==> flow/design.v <==
module alu(A, B, selector, R, flagZ, flagN, flagC);
    parameter BUS_SIZE = 32;
    input[BUS_SIZE - 1: 0] A;
    input[BUS_SIZE - 1: 0] B;
    input[2: 0] selector;
    output flagZ;
    output flagN;
    output reg flagC;
    output reg [BUS_SIZE - 1 : 0] R;
	always @(A, B, selector)
	begin
		flagC = 1'b0;
		if (selector == 3'b000)	
			{flagC, R} = A + B;
		else if (selector == 3'b001)
			R = A - B;
		else if (selector == 3'b010)
			R = A & B;
		else if (selector == 3'b011)
			R = A | B;
		else if (selector == 3'b100)
			R = A ^ B;
		else 
			R = {BUS_SIZE{1'b0}};
	end 
	assign flagZ = ~(|R);
	assign flagN = R[BUS_SIZE - 1];
endmodule
module extend_sign(dataIn, dataOut);
	parameter BUS_IN = 16;
	parameter BUS_SIZE = 32;
	input [BUS_IN - 1 : 0] dataIn;
	output [BUS_SIZE - 1 : 0] dataOut;
	assign dataOut = {{(BUS_SIZE - BUS_IN){dataIn[BUS_IN - 1]}}, dataIn};
endmodule 
module register(D, Q, enable, clk, rst);
	parameter BUS_SIZE = 32;
	input [BUS_SIZE - 1 : 0] D;
	input enable;
	input clk;
	input rst;
	output reg [BUS_SIZE - 1 : 0] Q;
	always @(posedge clk)
	begin
		if (rst)
			Q <= {BUS_SIZE{1'b0}};
		else if(enable)
			Q <= D;
	end
endmodule
module ports(
    input [2:0] portWrite,
    input valueWrite,
    input enWrite,
    output [7:0] valuePort,
    input clk,
    input rst
    );
	reg [7:0] enable;
	always @(portWrite, valueWrite)
	begin
		case(portWrite)
			3'd0:	enable = {{7{1'b0}}, 1'b1};
			3'd1:	enable = {{6{1'b0}}, 1'b1, {1{1'b0}}};
			3'd2:	enable = {{5{1'b0}}, 1'b1, {2{1'b0}}};
			3'd3:	enable = {{4{1'b0}}, 1'b1, {3{1'b0}}};
			3'd4:	enable = {{3{1'b0}}, 1'b1, {4{1'b0}}};
			3'd5:	enable = {{2{1'b0}}, 1'b1, {5{1'b0}}};
			3'd6:	enable = {{1{1'b0}}, 1'b1, {6{1'b0}}};
			3'd7:	enable = {1'b1, {7{1'b0}}};
		endcase 	
	end
	genvar i;
	generate
		for (i = 0; i < 8; i = i + 1)
		begin: GENERATE_REGISTERS_BLOCK
			register #(.BUS_SIZE(1)) regi (
				.D(valueWrite),
				.Q(valuePort[i]),
				.enable(enable[i] & enWrite),
				.clk(clk),
				.rst(rst)
			);
		end
	endgenerate
endmodule
module port_memory(dirSelect, enWrMemory, enWrPort, selectRead, inputPorts, valueWriteMem);
    input [7:0] dirSelect;
    output reg enWrMemory;
    output reg enWrPort;
    output reg selectRead;
    input [1:0] inputPorts;
    output reg [31:0] valueWriteMem;
    always @(*) begin
        selectRead = 1'b0;
        valueWriteMem = 32'b0;
        enWrMemory = 1'b0;
        enWrPort = 1'b0;
        if (dirSelect < 7'd8)
        begin
            enWrMemory = 1'b0;
            enWrPort = 1'b1;
        end else if (dirSelect == 7'd8 || dirSelect == 7'd9) begin
            selectRead = 1'b1;
            if (dirSelect == 7'd8) begin
                valueWriteMem = {{31'b0}, inputPorts[0]};              
            end else begin
                valueWriteMem = {{31'b0}, inputPorts[1]};
            end
        end else begin
            enWrMemory = 1'b1;
            enWrPort = 1'b0;
        end
    end
endmodule
module sram(outA, outB, clk, enWrite, writeData, dirWrite, dirA, dirB);
	parameter BUS_SIZE = 32;
	parameter DIR_SIZE_INTERNAL = 5;
	parameter MEM_SIZE = 32;
	input clk;
	input enWrite;
	input [BUS_SIZE - 1 : 0] writeData;
	input [DIR_SIZE_INTERNAL - 1 : 0] dirWrite;
	input [DIR_SIZE_INTERNAL - 1 : 0] dirA;
	input [DIR_SIZE_INTERNAL - 1 : 0] dirB;
	output [BUS_SIZE - 1 : 0] outA;
	output [BUS_SIZE - 1 : 0] outB;
	reg [BUS_SIZE - 1 : 0] MEM [0 : MEM_SIZE - 1];
	assign outA = (dirA == {DIR_SIZE_INTERNAL{1'b0}}) ? {BUS_SIZE{1'b0}} : MEM[dirA];
	assign outB = (dirB == {DIR_SIZE_INTERNAL{1'b0}}) ? {BUS_SIZE{1'b0}} : MEM[dirB];
	always @(posedge clk)
	begin
		if (enWrite)
			MEM[dirWrite] <= writeData;
	end	
endmodule 
module program_counter(clk, rst, enable, dirInBranch, dirInJump, dirSel, dirOut);
	parameter DIR_SIZE = 32;
	input clk;
	input rst;
	input enable;
	input [1 : 0] dirSel;
	input [DIR_SIZE - 1 : 0] dirInBranch;
	input [DIR_SIZE - 1 : 0] dirInJump;
	output reg [DIR_SIZE - 1 : 0] dirOut;
	wire [DIR_SIZE - 1 : 0] dirBranch_src, dirJump_src, dirNormal, dirOut_src;	
	reg [DIR_SIZE - 1 : 0] dirOut_A, dirOut_B, dirBranch, dirJump;
	assign dirOut_src = dirSel[0] == 1'b1 ? dirBranch : (dirSel[1] == 1'b1 ? dirJump_src : dirNormal);
	assign dirBranch_src = dirOut_B + dirInBranch;	
	assign dirJump_src = dirOut_B + dirInJump;
	assign dirNormal = dirOut + {{(DIR_SIZE - 1){1'b0}}, 1'b1};
	always @(posedge clk) begin
	   if (rst)
	       dirOut <= {DIR_SIZE{1'b0}};
	   else
	       dirOut <= dirOut_src;
	end	
	always @(posedge clk) begin
	   if (rst) begin
	       dirOut_A <= {DIR_SIZE{1'b0}};
	       dirOut_B <= {DIR_SIZE{1'b0}};
	       dirJump <= {DIR_SIZE{1'b0}};
	       dirBranch <= {DIR_SIZE{1'b0}};
	   end else begin
	       dirOut_A <= dirOut;
	       dirOut_B <= dirOut_A;
	       dirJump <= dirJump_src;
	       dirBranch <= dirBranch_src;
	   end
	end
endmodule 
module control_path(opCode, functionCode, MemaReg, enWrSram, ALUSelector, enWriteMemory, enablePC, fteALU, clk, rst, regDst, flagZ, dirSelPC);
	parameter BUS_SIZE = 32;
	parameter DIR_SIZE = 32;
	parameter OPC_SIZE = BUS_SIZE;
	input [6 - 1 : 0] opCode;
	input [6 - 1 : 0] functionCode;
	input clk;
	input rst;
	input flagZ;
	output reg MemaReg;
	output reg enWrSram;
	output reg [2 : 0] ALUSelector;
	output reg fteALU;
	output reg enWriteMemory;
	output reg enablePC;
	output reg regDst;
	output [1:0] dirSelPC;	
	reg branch_src;
	reg branch_A;
	reg branch_B;
	reg jump;
	reg regDst_src;
	reg [2 : 0] ALUSelector_src;
	reg fteALU_src;
	reg enWriteMemory_src; 
	reg enWriteMemory_A;
	reg MemaReg_src;
	reg MemaReg_A;
	reg MemaReg_B;
	reg enWrSram_src;
	reg enWrSram_A;
	reg enWrSram_B;
	always @(posedge clk) begin
	   if (rst) begin
	       regDst <= 1'b0;
	       ALUSelector <= 3'b000;
	       fteALU <= 1'b0;
	       branch_A <= 1'b0;
	       branch_B <= 1'b0;
	       enWriteMemory_A <= 1'b0;
	       enWriteMemory <= 1'b0;
	       MemaReg_A <= 1'b0;
	       MemaReg_B <= 1'b0;
	       MemaReg <= 1'b0;
	       enWrSram <= 1'b0;
	       enWrSram_A <= 1'b0;
	       enWrSram_B <= 1'b0;
	   end else begin
	       regDst <= regDst_src;
	       fteALU <= fteALU_src;
	       ALUSelector <= ALUSelector_src;
	       branch_A <= branch_src;
	       branch_B <= branch_A;
	       enWriteMemory_A <= enWriteMemory_src;
	       enWriteMemory <= enWriteMemory_A;
	       MemaReg_A <= MemaReg_src;
	       MemaReg_B <= MemaReg_A;
	       MemaReg <= MemaReg_B;
	       enWrSram_A <= enWrSram_src;
	       enWrSram_B <= enWrSram_A;
	       enWrSram <= enWrSram_B;
	   end
	end
	assign dirSelPC = {jump, branch_B & flagZ};
	always @(opCode, functionCode)
	begin
		MemaReg_src = 1'b0;
		enWrSram_src = 1'b0;
		ALUSelector_src = 3'b000;
		enWriteMemory_src = 1'b0;
		branch_src = 1'b0;
		jump = 1'b0;
		enablePC = 1'b1;
		fteALU_src = 1'b0;
		regDst_src = 1'b0;		
		if (opCode == 6'b0) begin
			regDst_src = 1'b1;
			case (functionCode)
				6'b100000: begin  
					ALUSelector_src = 3'b000;
                    enWrSram_src = 1'b1;
                end
				6'b100010: begin  
					ALUSelector_src = 3'b001;
                    enWrSram_src = 1'b1;
                end
				6'b100100: begin 
					ALUSelector_src = 3'b010;
                    enWrSram_src = 1'b1;
                end
				6'b100101: begin 
					ALUSelector_src = 3'b011;
                    enWrSram_src = 1'b1;
                end
				6'b100110: begin 
					ALUSelector_src = 3'b100;
                    enWrSram_src = 1'b1;
                end
				6'b000000: begin 
					ALUSelector_src = 3'b000;
			     end
				default: begin
					ALUSelector_src = 3'b000;
					enWrSram_src = 1'b0;
                end
			endcase
		end
		else begin
			case(opCode)
				6'b100011: begin  
					enWrSram_src = 1'b1;	
					fteALU_src = 1'b1;
					MemaReg_src = 1'b1;
				end
				6'b101011: begin  
					fteALU_src = 1'b1;
					enWriteMemory_src = 1'b1;
					regDst_src = 1'b0;
					MemaReg_src = 1'b0;
				end
				6'b000100: begin  
					branch_src = 1'b1;
					ALUSelector_src = 3'b001;
					regDst_src = 1'b0;	
					MemaReg_src = 1'b0;
				end
				6'b000010: begin  
					jump = 1'b1;
					regDst_src = 1'b0;
					fteALU_src = 1'b0;
					branch_src = 1'b0;	
					MemaReg_src = 1'b0;
					ALUSelector_src = 3'b000;
				end
				6'b001111: begin  
					regDst_src = 1'b0;
					fteALU_src = 1'b1;
					enWrSram_src = 1'b1;
				end
				6'b001000: begin  
				    fteALU_src = 1'b1;
					ALUSelector_src = 3'b000;
					enWrSram_src = 1'b1;
					regDst_src = 1'b0;
				end
				6'b001100: begin  
				    fteALU_src = 1'b1;
					ALUSelector_src = 3'b010;	
					enWrSram_src = 1'b1;
					regDst_src = 1'b0;
				end
				6'b001101: begin  
				    fteALU_src = 1'b1;
					ALUSelector_src = 3'b011;
					enWrSram_src = 1'b1;
					regDst_src = 1'b0; 
				end
				6'b001110: begin  
				    fteALU_src = 1'b1;
					ALUSelector_src = 3'b100;	
					enWrSram_src = 1'b1;
					regDst_src = 1'b0;
				end
				default: begin
					enWrSram_src = 1'b0;
					regDst_src = 1'b0;
					fteALU_src = 1'b0;
				end
			endcase
		end
	end
endmodule 
module data_path(opCode, MemaReg, enWrSram, ALUSelector, enablePC, fteALU, clk, rst, regDst, flagZ, dirSelPC, ALU_res_memory, outMemory_memory, DRB_reg_file_memory, imem_addr, imem_data);
	parameter BUS_SIZE = 32;
	parameter DIR_SIZE = BUS_SIZE;
	parameter OPC_SIZE = BUS_SIZE; 
	parameter DIR_SIZE_INTERNAL = 5;  
	input clk;
	input rst;
	input MemaReg;
	input enWrSram;
	input [2 : 0] ALUSelector;
	input enablePC;
	input fteALU;
	input regDst;
	output reg flagZ;
	input [1:0] dirSelPC;
	output [BUS_SIZE - 1 : 0] ALU_res_memory;
	input [BUS_SIZE - 1 : 0] outMemory_memory;
	output [BUS_SIZE - 1 : 0] DRB_reg_file_memory;	
	output [7 : 0] imem_addr;
	input [OPC_SIZE - 1 : 0] imem_data;
	output [OPC_SIZE - 1 : 0] opCode;
	wire [BUS_SIZE - 1 : 0] ALU_res;
	wire [BUS_SIZE - 1 : 0] DW_reg_file;	
	wire [BUS_SIZE - 1 : 0] ALU_inB;
	wire [BUS_SIZE - 1 : 0] extendedData6;
	wire [DIR_SIZE - 1 : 0] dirPC;
	wire [DIR_SIZE_INTERNAL - 1 : 0] dirWriteRF;
	wire flagN, flagC;
	reg [OPC_SIZE - 1 : 0] opCode_reg;
	wire [OPC_SIZE - 1 : 0] opCode_src;
	reg [BUS_SIZE - 1 : 0] DRA_reg_file_reg;
    reg [BUS_SIZE - 1 : 0] DRB_reg_file_reg;
    reg [BUS_SIZE - 1 : 0] DRB_B_reg_file_reg;
	wire [BUS_SIZE - 1 : 0] DRA_reg_file_src;
	wire [BUS_SIZE - 1 : 0] DRB_reg_file_src;
	wire [BUS_SIZE - 1 : 0] ALU_res_src;
	reg [BUS_SIZE - 1 : 0] ALU_res_reg;
	reg [BUS_SIZE - 1 : 0] ALU_B_res_reg;
	wire flagZ_src;
	wire [DIR_SIZE_INTERNAL - 1 : 0] RtE_src;
	reg [DIR_SIZE_INTERNAL - 1 : 0] RtE_reg;
	wire [DIR_SIZE_INTERNAL - 1 : 0] RdE_src;
	reg [DIR_SIZE_INTERNAL - 1 : 0] RdE_reg;
	wire [DIR_SIZE_INTERNAL - 1 : 0] dirWriteRF_src;
	reg [DIR_SIZE_INTERNAL - 1 : 0] dirWriteRFA_reg;
	reg [DIR_SIZE_INTERNAL - 1 : 0] dirWriteRFB_reg;
	reg [BUS_SIZE - 1 : 0] outMemory_reg;
	wire [BUS_SIZE - 1 : 0] extendedData16_src;
	reg [BUS_SIZE - 1 : 0] extendedData16_reg;
	assign RtE_src = opCode_reg[15 : 11];
	assign RdE_src = opCode_reg[20 : 16];
	assign opCode = opCode_reg;
	assign ALU_res_memory = ALU_res_reg;
	always @(posedge clk) begin
	   if (rst) begin
	       opCode_reg <= {OPC_SIZE{1'b0}};
	       DRA_reg_file_reg <= {BUS_SIZE{1'b0}};
	       DRB_reg_file_reg <= {BUS_SIZE{1'b0}};
	       DRB_B_reg_file_reg <= {BUS_SIZE{1'b0}};
	       ALU_res_reg <= {BUS_SIZE{1'b0}};
	       ALU_B_res_reg <= {BUS_SIZE{1'b0}};
	       RtE_reg <= {DIR_SIZE_INTERNAL{1'b0}};
	       RdE_reg <= {DIR_SIZE_INTERNAL{1'b0}};
	       dirWriteRFA_reg <= {DIR_SIZE_INTERNAL{1'b0}};
	       dirWriteRFB_reg <= {DIR_SIZE_INTERNAL{1'b0}};
	       outMemory_reg <= {BUS_SIZE{1'b0}};
	       extendedData16_reg <= {BUS_SIZE{1'b0}};
	       flagZ <= 1'b0;
	   end else begin
	       opCode_reg <= opCode_src;
	       DRA_reg_file_reg <= DRA_reg_file_src;
	       DRB_reg_file_reg <= DRB_reg_file_src;
	       DRB_B_reg_file_reg <= DRB_reg_file_reg; 
	       ALU_res_reg <= ALU_res_src;
	       ALU_B_res_reg <= ALU_res_reg;
	       RdE_reg <= RdE_src;
	       RtE_reg <= RtE_src;
	       dirWriteRFA_reg <= dirWriteRF_src;
	       dirWriteRFB_reg <= dirWriteRFA_reg;
	       outMemory_reg <= outMemory_memory;
	       flagZ <= flagZ_src;
	       extendedData16_reg <= extendedData16_src;
	   end	   
	end
	assign DW_reg_file = MemaReg ? outMemory_reg : ALU_B_res_reg;
	assign ALU_inB = fteALU ? extendedData16_reg : DRB_reg_file_reg;
	assign dirWriteRF_src = regDst ? RtE_reg : RdE_reg;
	assign DRB_reg_file_memory = DRB_B_reg_file_reg; 
	sram #(.BUS_SIZE(BUS_SIZE), .DIR_SIZE_INTERNAL(DIR_SIZE_INTERNAL)) RegFile (
		.outA(DRA_reg_file_src),
		.outB(DRB_reg_file_src),
		.clk(clk),
		.enWrite(enWrSram),
		.writeData(DW_reg_file),
		.dirWrite(dirWriteRFB_reg),  
		.dirA(opCode_reg[25 : 21]),  
		.dirB(opCode_reg[20 : 16])  
	);
	assign imem_addr = dirPC[7 : 0];
	assign opCode_src = imem_data;
	alu #(.BUS_SIZE(BUS_SIZE)) MyALU (
		.A(DRA_reg_file_reg),
		.B(ALU_inB),
		.selector(ALUSelector),
		.R(ALU_res_src),
		.flagZ(flagZ_src),
		.flagN(flagN),
		.flagC(flagC)
	);
	extend_sign #(.BUS_IN(16), .BUS_SIZE(BUS_SIZE)) ex_signal16(
		.dataIn(opCode_reg[15 : 0]),
		.dataOut(extendedData16_src)
	);
	extend_sign #(.BUS_IN(26), .BUS_SIZE(BUS_SIZE)) ex_signal6(
		.dataIn(opCode_reg[25 : 0]),
		.dataOut(extendedData6)
	);
	program_counter #(.DIR_SIZE(DIR_SIZE)) MyPC(
		.clk(clk),
		.rst(rst),
		.enable(enablePC),
		.dirInBranch(extendedData16_reg),
		.dirInJump(extendedData6),
		.dirSel(dirSelPC),
		.dirOut(dirPC)
	);
endmodule 
module microprocessor(clk, rst, outputPorts, inputPorts, imem_addr, imem_data, dmem_addr, dmem_we, dmem_wdata, dmem_rdata);
	parameter BUS_SIZE = 32;
	parameter DIR_SIZE = BUS_SIZE;
	parameter OPC_SIZE = BUS_SIZE; 
	parameter DIR_SIZE_INTERNAL = 5;  
	input clk;
	input rst;
	input [1:0] inputPorts;
	output [7:0] outputPorts;
	output [7:0] imem_addr;
	input [31:0] imem_data;
	output [7:0] dmem_addr;
	output dmem_we;
	output [31:0] dmem_wdata;
	input [31:0] dmem_rdata;
	wire MemaReg;
	wire rst_n;
	wire enWrSram;
	wire [2 : 0] ALUSelector;
	wire enWriteMemory;
	wire branch;
	wire jump;
	wire enablePC;
	wire fteALU;
	wire regDst;
	wire [OPC_SIZE - 1 : 0] opCode;
	wire flagZ;
	wire [1:0] dirSelPC;
	wire [BUS_SIZE - 1 : 0] outMemory;
	wire [BUS_SIZE - 1 : 0] DRB_reg_file;
	wire [BUS_SIZE - 1 : 0] ALU_res;	
	assign rst_n = rst;
	data_path #(.BUS_SIZE(BUS_SIZE), .DIR_SIZE(DIR_SIZE)) myData(
		.opCode(opCode),
		.MemaReg(MemaReg),
		.enWrSram(enWrSram),
		.ALUSelector(ALUSelector),
		.enablePC(enablePC),
		.fteALU(fteALU),
		.clk(clk),
		.rst(rst_n),
		.regDst(regDst),
		.dirSelPC(dirSelPC),
		.flagZ(flagZ),
		.ALU_res_memory(ALU_res),
		.outMemory_memory(outMemory),
		.DRB_reg_file_memory(DRB_reg_file),
		.imem_addr(imem_addr),
		.imem_data(imem_data)
	);
	control_path #(.BUS_SIZE(BUS_SIZE), .DIR_SIZE(DIR_SIZE)) myControl(
		.opCode(opCode[31:26]),
		.functionCode(opCode[5:0]),
		.MemaReg(MemaReg),
		.enWrSram(enWrSram),
		.ALUSelector(ALUSelector),
		.enWriteMemory(enWriteMemory),
		.fteALU(fteALU),
		.enablePC(enablePC),
		.clk(clk),
		.rst(rst_n),
		.regDst(regDst),
		.dirSelPC(dirSelPC),
		.flagZ(flagZ)	
	);
	wire [7:0] dirmemory;
	wire enablePortsController;
	wire enableMemoryController;
	wire selectReadMemory;
	wire [31:0] valueWriteMemAlt, memoryOut;
	assign dirmemory = ALU_res[7:0];
	assign dmem_addr = dirmemory;
	assign dmem_we = enWriteMemory & enableMemoryController;
	assign dmem_wdata = DRB_reg_file;
	assign memoryOut = dmem_rdata;
	assign outMemory = !selectReadMemory ? memoryOut : valueWriteMemAlt;
	port_memory cont_mem(
	   .dirSelect(dirmemory),
	   .enWrMemory(enableMemoryController),
	   .enWrPort(enablePortsController),
	   .selectRead(selectReadMemory),
	   .inputPorts(inputPorts),
	   .valueWriteMem(valueWriteMemAlt)
	);
	ports pt(
        .portWrite(dirmemory[2:0]),
        .valueWrite(DRB_reg_file[0]),
        .enWrite(enablePortsController & enWriteMemory),
        .valuePort(outputPorts),
        .clk(clk),
        .rst(rst_n)
	);
endmodule 
Lab notebook: microprocessor

Tool chain data of microprocessor:

Module microprocessor before and after one edit of its RTL, step after step.
"original" refers to lines of the RTL above, "edited" to lines of the edited file.
"difference": "edited" minus "original" as printed here. "rel. change": 100 x difference / "original".
Library cell names are shortened.
Not given: --

* top: microprocessor
* clock port: clk
* standard-cell library: sky130hd
* corner: tt_025C_1v80

Edit of the RTL:

Unified diff, file above to edited file.
A script made this edit; it was not meant as an optimisation.

```diff
@@ -117,5 +117,5 @@
 	parameter BUS_SIZE = 32;
 	parameter DIR_SIZE_INTERNAL = 5;
-	parameter MEM_SIZE = 32;
+	parameter MEM_SIZE = 48;
 	input clk;
 	input enWrite;
```

Word-level counts:

Yosys after proc, flatten, opt, wreduce and memory -nomap, before mapping. Print and check cells are not counted. Equal cells are merged and count once.
Yosys's memory passes give these memory sizes; they may raise the number of words (mostly to a power of two), join words into wider ones and drop unused or constant bits.

Operators by class
* $add $sub $neg: original 5, edited 5, difference 0, rel. change 0.00%
* $mul: original 0, edited 0, difference 0
* div/mod/pow operators: original 0, edited 0, difference 0
* magnitude comparators: original 1, edited 1, difference 0, rel. change 0.00%
* eq/ne operators: original 20, edited 20, difference 0, rel. change 0.00%
* shift-type cells: original 0, edited 0, difference 0
* muxes and demuxes: original 36, edited 36, difference 0, rel. change 0.00%
* bitwise logic cells: original 15, edited 15, difference 0, rel. change 0.00%
* reductions and logical operators: original 12, edited 12, difference 0, rel. change 0.00%

Operator list
* 5-bit 2-to-1 mux: original 2, edited 1, difference -1, rel. change -50.00%
* 6-bit 2-to-1 mux: original 0, edited 1, difference +1

Unchanged operator kinds not shown: 30.

Storage and ports
* bits in registers: original 348, edited 348, difference 0, rel. change 0.00%
* bits in latches: original 0, edited 0, difference 0
* memory bits (writable): original 1024, edited 1536, difference +512, rel. change +50.00%
* memory bits (read-only): original 64, edited 64, difference 0, rel. change 0.00%
* word width x clocked read ports: original 72, edited 72, difference 0, rel. change 0.00%
* memory cells: original 2, edited 2, difference 0, rel. change 0.00%
* elaborated cells: original 127, edited 127, difference 0, rel. change 0.00%

Memories
* words x width with read and write ports: original myData.RegFile.MEM 32x32 r2 w1; 8x8 r1 w0, edited myData.RegFile.MEM 48x32 r2 w1; 8x8 r1 w0

Logic depth:

Depth = most cells in a row (Yosys ltp): at word level without a register or memory, in the mapped netlist without a sequential cell, where the memories' decode and read muxes count.

Logic depth
* word-level depth: original 9, edited 9, difference 0, rel. change 0.00%
* ABC_AREA: original 0, edited 0
* mapped depth: original 18, edited 18, difference 0, rel. change 0.00%
* mapped depth without buffers: original 15, edited 15, difference 0, rel. change 0.00%

Synthesis result:

Source: synth_stat.txt of the flow (Yosys; design flattened, memories mapped). It holds for the ABC_AREA given above (unset counts as 0); a run with the other value may have another netlist.

Cell types
* nand2_1: original 81, edited 109, difference +28, rel. change +34.57%
* o21ai_0: original 159, edited 178, difference +19, rel. change +11.95%
* a21oi_1: original 451, edited 434, difference -17, rel. change -3.77%
* buf_2: original 20, edited 6, difference -14, rel. change -70.00%
* xnor2_1: original 46, edited 33, difference -13, rel. change -28.26%
* clkbuf_1: original 243, edited 254, difference +11, rel. change +4.53%
* o21a_1: original 1, edited 11, difference +10, rel. change +1000.00%
* mux2i_1: original 409, edited 416, difference +7, rel. change +1.71%
* nor2_1: original 316, edited 323, difference +7, rel. change +2.22%
* o22ai_1: original 137, edited 144, difference +7, rel. change +5.11%
* a31oi_1: original 13, edited 6, difference -7, rel. change -53.85%
* nor4_1: original 10, edited 17, difference +7, rel. change +70.00%
* o2111ai_1: original 0, edited 5, difference +5
* o221ai_1: original 135, edited 139, difference +4, rel. change +2.96%
* inv_1: original 130, edited 126, difference -4, rel. change -3.08%
* nor3_1: original 93, edited 97, difference +4, rel. change +4.30%
* nand3_1: original 38, edited 34, difference -4, rel. change -10.53%
* o211ai_1: original 21, edited 17, difference -4, rel. change -19.05%

Unchanged cell types not shown: 19.
The list need not be complete.

Mapped netlist
* standard cells after synthesis: original 4717, edited 4778, difference +61, rel. change +1.29%
* synthesis area (um^2): original 63512.2, edited 63788.7, difference +276.5, rel. change +0.44%
* area of sequential cells (um^2): original 37175.7, edited 37175.7, difference 0.0, rel. change 0.00%
* mapped flip-flops: original 1345, edited 1345, difference 0, rel. change 0.00%
* buffers: original 345, edited 347, difference +2, rel. change +0.58%

Worst setup path after synthesis:

Path of least setup slack by OpenSTA after synthesis, without wires, with an ideal clock, recovery checks aside; 20% of the period is set as input and as output delay. Where synthesis merged equal registers, the netlist keeps one of their names.

Timing after synthesis
* path type: original reg2reg, edited reg2reg
* from: original reg myControl.fteALU, edited reg myControl.fteALU
* to: original reg myData.flagZ, edited reg myData.flagZ
* period (ns): original 6.0, edited 6.0, difference 0.0, rel. change 0.00%
* library setup time (ns): original 0.061, edited 0.061, difference 0.000
* launch time at the first pin (ns): original 0.000, edited 0.000, difference 0.000
* arrival (ns): original 4.152, edited 4.382, difference +0.230, rel. change +5.54%
* required time (ns): original 5.939, edited 5.939, difference 0.000, rel. change 0.00%
* setup slack (ns): original 1.787, edited 1.558, difference -0.229
* path delay (ns): original 4.213, edited 4.443, difference +0.230, rel. change +5.46%
* stages: original 17, edited 18, difference +1, rel. change +5.88%
* path buffers: original 2, edited 2, difference 0, rel. change 0.00%
* synthesis period reached (ns): original 4.213, edited 4.442, difference +0.229, rel. change +5.44%

"path delay" = arrival - input delay + setup time.
"stages" counts driving pins, that of a launching flip-flop among them; a cell with two outputs on the path counts twice.
"synthesis period reached" = period - worst setup slack (recovery checks aside). The figure is calculated, with input and output delays left at 20% of the set period.
Between the ends stands the longest chain of elaborated cells between them, by number of cells; it is not shown to be the way that was timed. Of several equally long chains one is given.
A line is the first line of the expression or statement that the cell stems from. Yosys adds cells for indexed reads and writes and turns some case tables into memories.

On the way, after synthesis, original:
* path through: dfxtp_1 -> clkbuf_1 -> clkbuf_1 -> mux2i_1 -> inv_1 -> ha_1 -> fa_1 -> a21o_1 -> a221o_2 -> xor2_1 -> a221oi_2 -> nand4_1 -> a2111oi_4 -> nand4_1 -> nor4_1 -> and4_1 -> and4b_1
* length of the longest elaborated chain: 9
* elaborated cells between the ends (all ways): 13
* classes of those cells: 2 x add/sub; 6 x mux; 4 x logic; 1 x reduce/logical

RTL lines, path after synthesis, original
* from (decl): line 184 `output reg fteALU;`
* from (assign): line 208 `fteALU <= 1'b0;`
* from (assign): line 221 `fteALU <= fteALU_src;`
* 32-bit 2-to-1 mux: line 429 `assign ALU_inB = fteALU ? extendedData16_reg : DRB_reg_file_reg;`
* 32-bit bitwise XOR: line 22 `R = A ^ B;`
* 32-bit 2-to-1 mux: line 21 `else if (selector == 3'b100)`
* 32-bit 2-to-1 mux: line 19 `else if (selector == 3'b011)`
* 32-bit 2-to-1 mux: line 17 `else if (selector == 3'b010)`
* 32-bit 2-to-1 mux: line 15 `else if (selector == 3'b001)`
* 32-bit 2-to-1 mux: line 13 `if (selector == 3'b000)`
* 32-bit OR reduction: line 26 `assign flagZ = ~(|R);`
* 1-bit NOT: line 26
* to (assign): line 411 `flagZ <= 1'b0;`
* to (assign): line 424 `flagZ <= flagZ_src;`
* to (decl): line 357 `output reg flagZ;`

On the way, after synthesis, edited:
* path through: dfxtp_1 -> clkbuf_1 -> clkbuf_1 -> mux2i_1 -> inv_1 -> ha_1 -> fa_1 -> o21bai_2 -> a2111oi_2 -> or4_1 -> a221oi_1 -> nand3_1 -> nor4_1 -> nand4_1 -> nor4_1 -> nand4_1 -> nor4_1 -> and4_1
* length of the longest elaborated chain: 9
* elaborated cells between the ends (all ways): 13
* classes of those cells: 2 x add/sub; 6 x mux; 4 x logic; 1 x reduce/logical

RTL lines, path after synthesis, edited
* from (decl): line 184 `output reg fteALU;`
* from (assign): line 208 `fteALU <= 1'b0;`
* from (assign): line 221 `fteALU <= fteALU_src;`
* 32-bit 2-to-1 mux: line 429 `assign ALU_inB = fteALU ? extendedData16_reg : DRB_reg_file_reg;`
* 32-bit bitwise XOR: line 22 `R = A ^ B;`
* 32-bit 2-to-1 mux: line 21 `else if (selector == 3'b100)`
* 32-bit 2-to-1 mux: line 19 `else if (selector == 3'b011)`
* 32-bit 2-to-1 mux: line 17 `else if (selector == 3'b010)`
* 32-bit 2-to-1 mux: line 15 `else if (selector == 3'b001)`
* 32-bit 2-to-1 mux: line 13 `if (selector == 3'b000)`
* 32-bit OR reduction: line 26 `assign flagZ = ~(|R);`
* 1-bit NOT: line 26
* to (assign): line 411 `flagZ <= 1'b0;`
* to (assign): line 424 `flagZ <= flagZ_src;`
* to (decl): line 357 `output reg flagZ;`

Timing after layout:

Path of least setup slack in the final report of each run of set A (OpenROAD, finished layout, wires in). Where an end is a register, its clock arrival counts in the times.

Timing post-layout
* path type: original reg2reg, edited reg2reg
* from: original reg myControl.fteALU, edited reg myControl.fteALU
* to: original reg myData.flagZ, edited reg myData.flagZ
* period (ns): original 5.01, edited 5.01, difference 0.00, rel. change 0.00%
* library setup time (ns): original 0.10, edited 0.05, difference -0.05
* launch time at the first pin (ns): original 0.80, edited 0.80, difference 0.00, rel. change 0.00%
* arrival (ns): original 5.28, edited 5.44, difference +0.16, rel. change +3.03%
* required time (ns): original 5.71, edited 5.76, difference +0.05, rel. change +0.88%
* setup slack (ns): original 0.43, edited 0.31, difference -0.12
* stages: original 18, edited 16, difference -2, rel. change -11.11%
* path buffers: original 3, edited 2, difference -1, rel. change -33.33%

Between the ends stands the longest chain of elaborated cells between them, by number of cells; it is not shown to be the way that was timed. Of several equally long chains one is given.

On the way, post-layout, original:
* path through: dfxtp_1 -> and2_1 -> a21oi_1 -> ha_1 -> buf_4 -> nor4_1 -> nand4_1 -> a31oi_1 -> a211oi_1 -> buf_4 -> o21ai_1 -> xnor2_1 -> a211oi_1 -> a21oi_1 -> buf_4 -> and4_1 -> and4_1 -> and4b_1
* length of the longest elaborated chain: 9
* elaborated cells between the ends (all ways): 13
* classes of those cells: 2 x add/sub; 6 x mux; 4 x logic; 1 x reduce/logical

RTL lines, path post-layout, original
* from (decl): line 184 `output reg fteALU;`
* from (assign): line 208 `fteALU <= 1'b0;`
* from (assign): line 221 `fteALU <= fteALU_src;`
* 32-bit 2-to-1 mux: line 429 `assign ALU_inB = fteALU ? extendedData16_reg : DRB_reg_file_reg;`
* 32-bit bitwise XOR: line 22 `R = A ^ B;`
* 32-bit 2-to-1 mux: line 21 `else if (selector == 3'b100)`
* 32-bit 2-to-1 mux: line 19 `else if (selector == 3'b011)`
* 32-bit 2-to-1 mux: line 17 `else if (selector == 3'b010)`
* 32-bit 2-to-1 mux: line 15 `else if (selector == 3'b001)`
* 32-bit 2-to-1 mux: line 13 `if (selector == 3'b000)`
* 32-bit OR reduction: line 26 `assign flagZ = ~(|R);`
* 1-bit NOT: line 26
* to (assign): line 411 `flagZ <= 1'b0;`
* to (assign): line 424 `flagZ <= flagZ_src;`
* to (decl): line 357 `output reg flagZ;`

On the way, post-layout, edited:
* path through: dfxtp_1 -> buf_6 -> mux2i_1 -> ha_1 -> buf_4 -> nor2_1 -> a2111oi_2 -> or4_1 -> a221oi_1 -> nand3_1 -> nor4_1 -> nand4_1 -> nor4_2 -> nand4_1 -> nor4_2 -> and4_1
* length of the longest elaborated chain: 9
* elaborated cells between the ends (all ways): 13
* classes of those cells: 2 x add/sub; 6 x mux; 4 x logic; 1 x reduce/logical

RTL lines, path post-layout, edited
* from (decl): line 184 `output reg fteALU;`
* from (assign): line 208 `fteALU <= 1'b0;`
* from (assign): line 221 `fteALU <= fteALU_src;`
* 32-bit 2-to-1 mux: line 429 `assign ALU_inB = fteALU ? extendedData16_reg : DRB_reg_file_reg;`
* 32-bit bitwise XOR: line 22 `R = A ^ B;`
* 32-bit 2-to-1 mux: line 21 `else if (selector == 3'b100)`
* 32-bit 2-to-1 mux: line 19 `else if (selector == 3'b011)`
* 32-bit 2-to-1 mux: line 17 `else if (selector == 3'b010)`
* 32-bit 2-to-1 mux: line 15 `else if (selector == 3'b001)`
* 32-bit 2-to-1 mux: line 13 `if (selector == 3'b000)`
* 32-bit OR reduction: line 26 `assign flagZ = ~(|R);`
* 1-bit NOT: line 26
* to (assign): line 411 `flagZ <= 1'b0;`
* to (assign): line 424 `flagZ <= flagZ_src;`
* to (decl): line 357 `output reg flagZ;`

Flow runs:

Both versions went through the flow (Yosys, OpenROAD) with the same settings in each pair. Constraints: input delay and output delay 20% of the set period each, output load 0.01 pF.

Settings, set A:
* CORE_UTILIZATION: 40
* period_ns: 5.01
* CAP_MARGIN: 20
* CORE_MARGIN: 2
* SLEW_MARGIN: 20

Final reports, set A
* post-synthesis cell area (um^2): original 63512.2, edited 63788.7, difference +276.5, rel. change +0.44%
* area of the die (um^2): original 161982.0, edited 162683.0, difference +701.0, rel. change +0.43%
* standard-cell area after routing (um^2): original 72673.4, edited 72988.8, difference +315.4, rel. change +0.43%
* final design utilization: original 0.46, edited 0.461, difference +0.001
* setup slack of the worst path (ns): original 0.430, edited 0.313, difference -0.117
* summed negative setup slack (ns): original 0.000, edited 0.000, difference 0.000
* final worst hold slack (ns): original 0.425, edited 0.428, difference +0.003
* overall power (µW): original 26212, edited 26221, difference +9, rel. change +0.03%
* reached clock period (ns): original 4.580, edited 4.697, difference +0.117, rel. change +2.55%

Settings, set B:
* ABC_AREA: 0
* CELL_PAD_IN_SITES_GLOBAL_PLACEMENT: 1
* CORE_UTILIZATION: 72
* CTS_CLUSTER_SIZE: 47
* GPL_ROUTABILITY_DRIVEN: 1
* PLACE_DENSITY: 0.93
* SETUP_SLACK_MARGIN: 0.34
* SLEW_MARGIN: 35
* TNS_END_PERCENT: 35
* period_ns: 3.18
* CAP_MARGIN: 20
* CORE_MARGIN: 2

Final reports, set B
* post-synthesis cell area (um^2): original 63512.2, edited 63788.7, difference +276.5, rel. change +0.44%
* area of the die (um^2): original 90604.0, edited 90992.7, difference +388.7, rel. change +0.43%
* standard-cell area after routing (um^2): original 75260.9, edited 76143.0, difference +882.1, rel. change +1.17%
* final design utilization: original 0.863, edited 0.864, difference +0.001
* setup slack of the worst path (ns): original -0.602, edited -0.972, difference -0.370
* summed negative setup slack (ns): original -3.287, edited -4.979, difference -1.692
* final worst hold slack (ns): original 0.342, edited 0.417, difference +0.075
* overall power (µW): original 41606, edited 41860, difference +254, rel. change +0.61%
* reached clock period (ns): original 3.782, edited 4.152, difference +0.370, rel. change +9.78%

"reached clock period" = clock period - worst setup slack. The figure is calculated, with input and output delays left at 20% of the set period.
"overall power": no workload was simulated; the value follows from the tool's default switching activity.
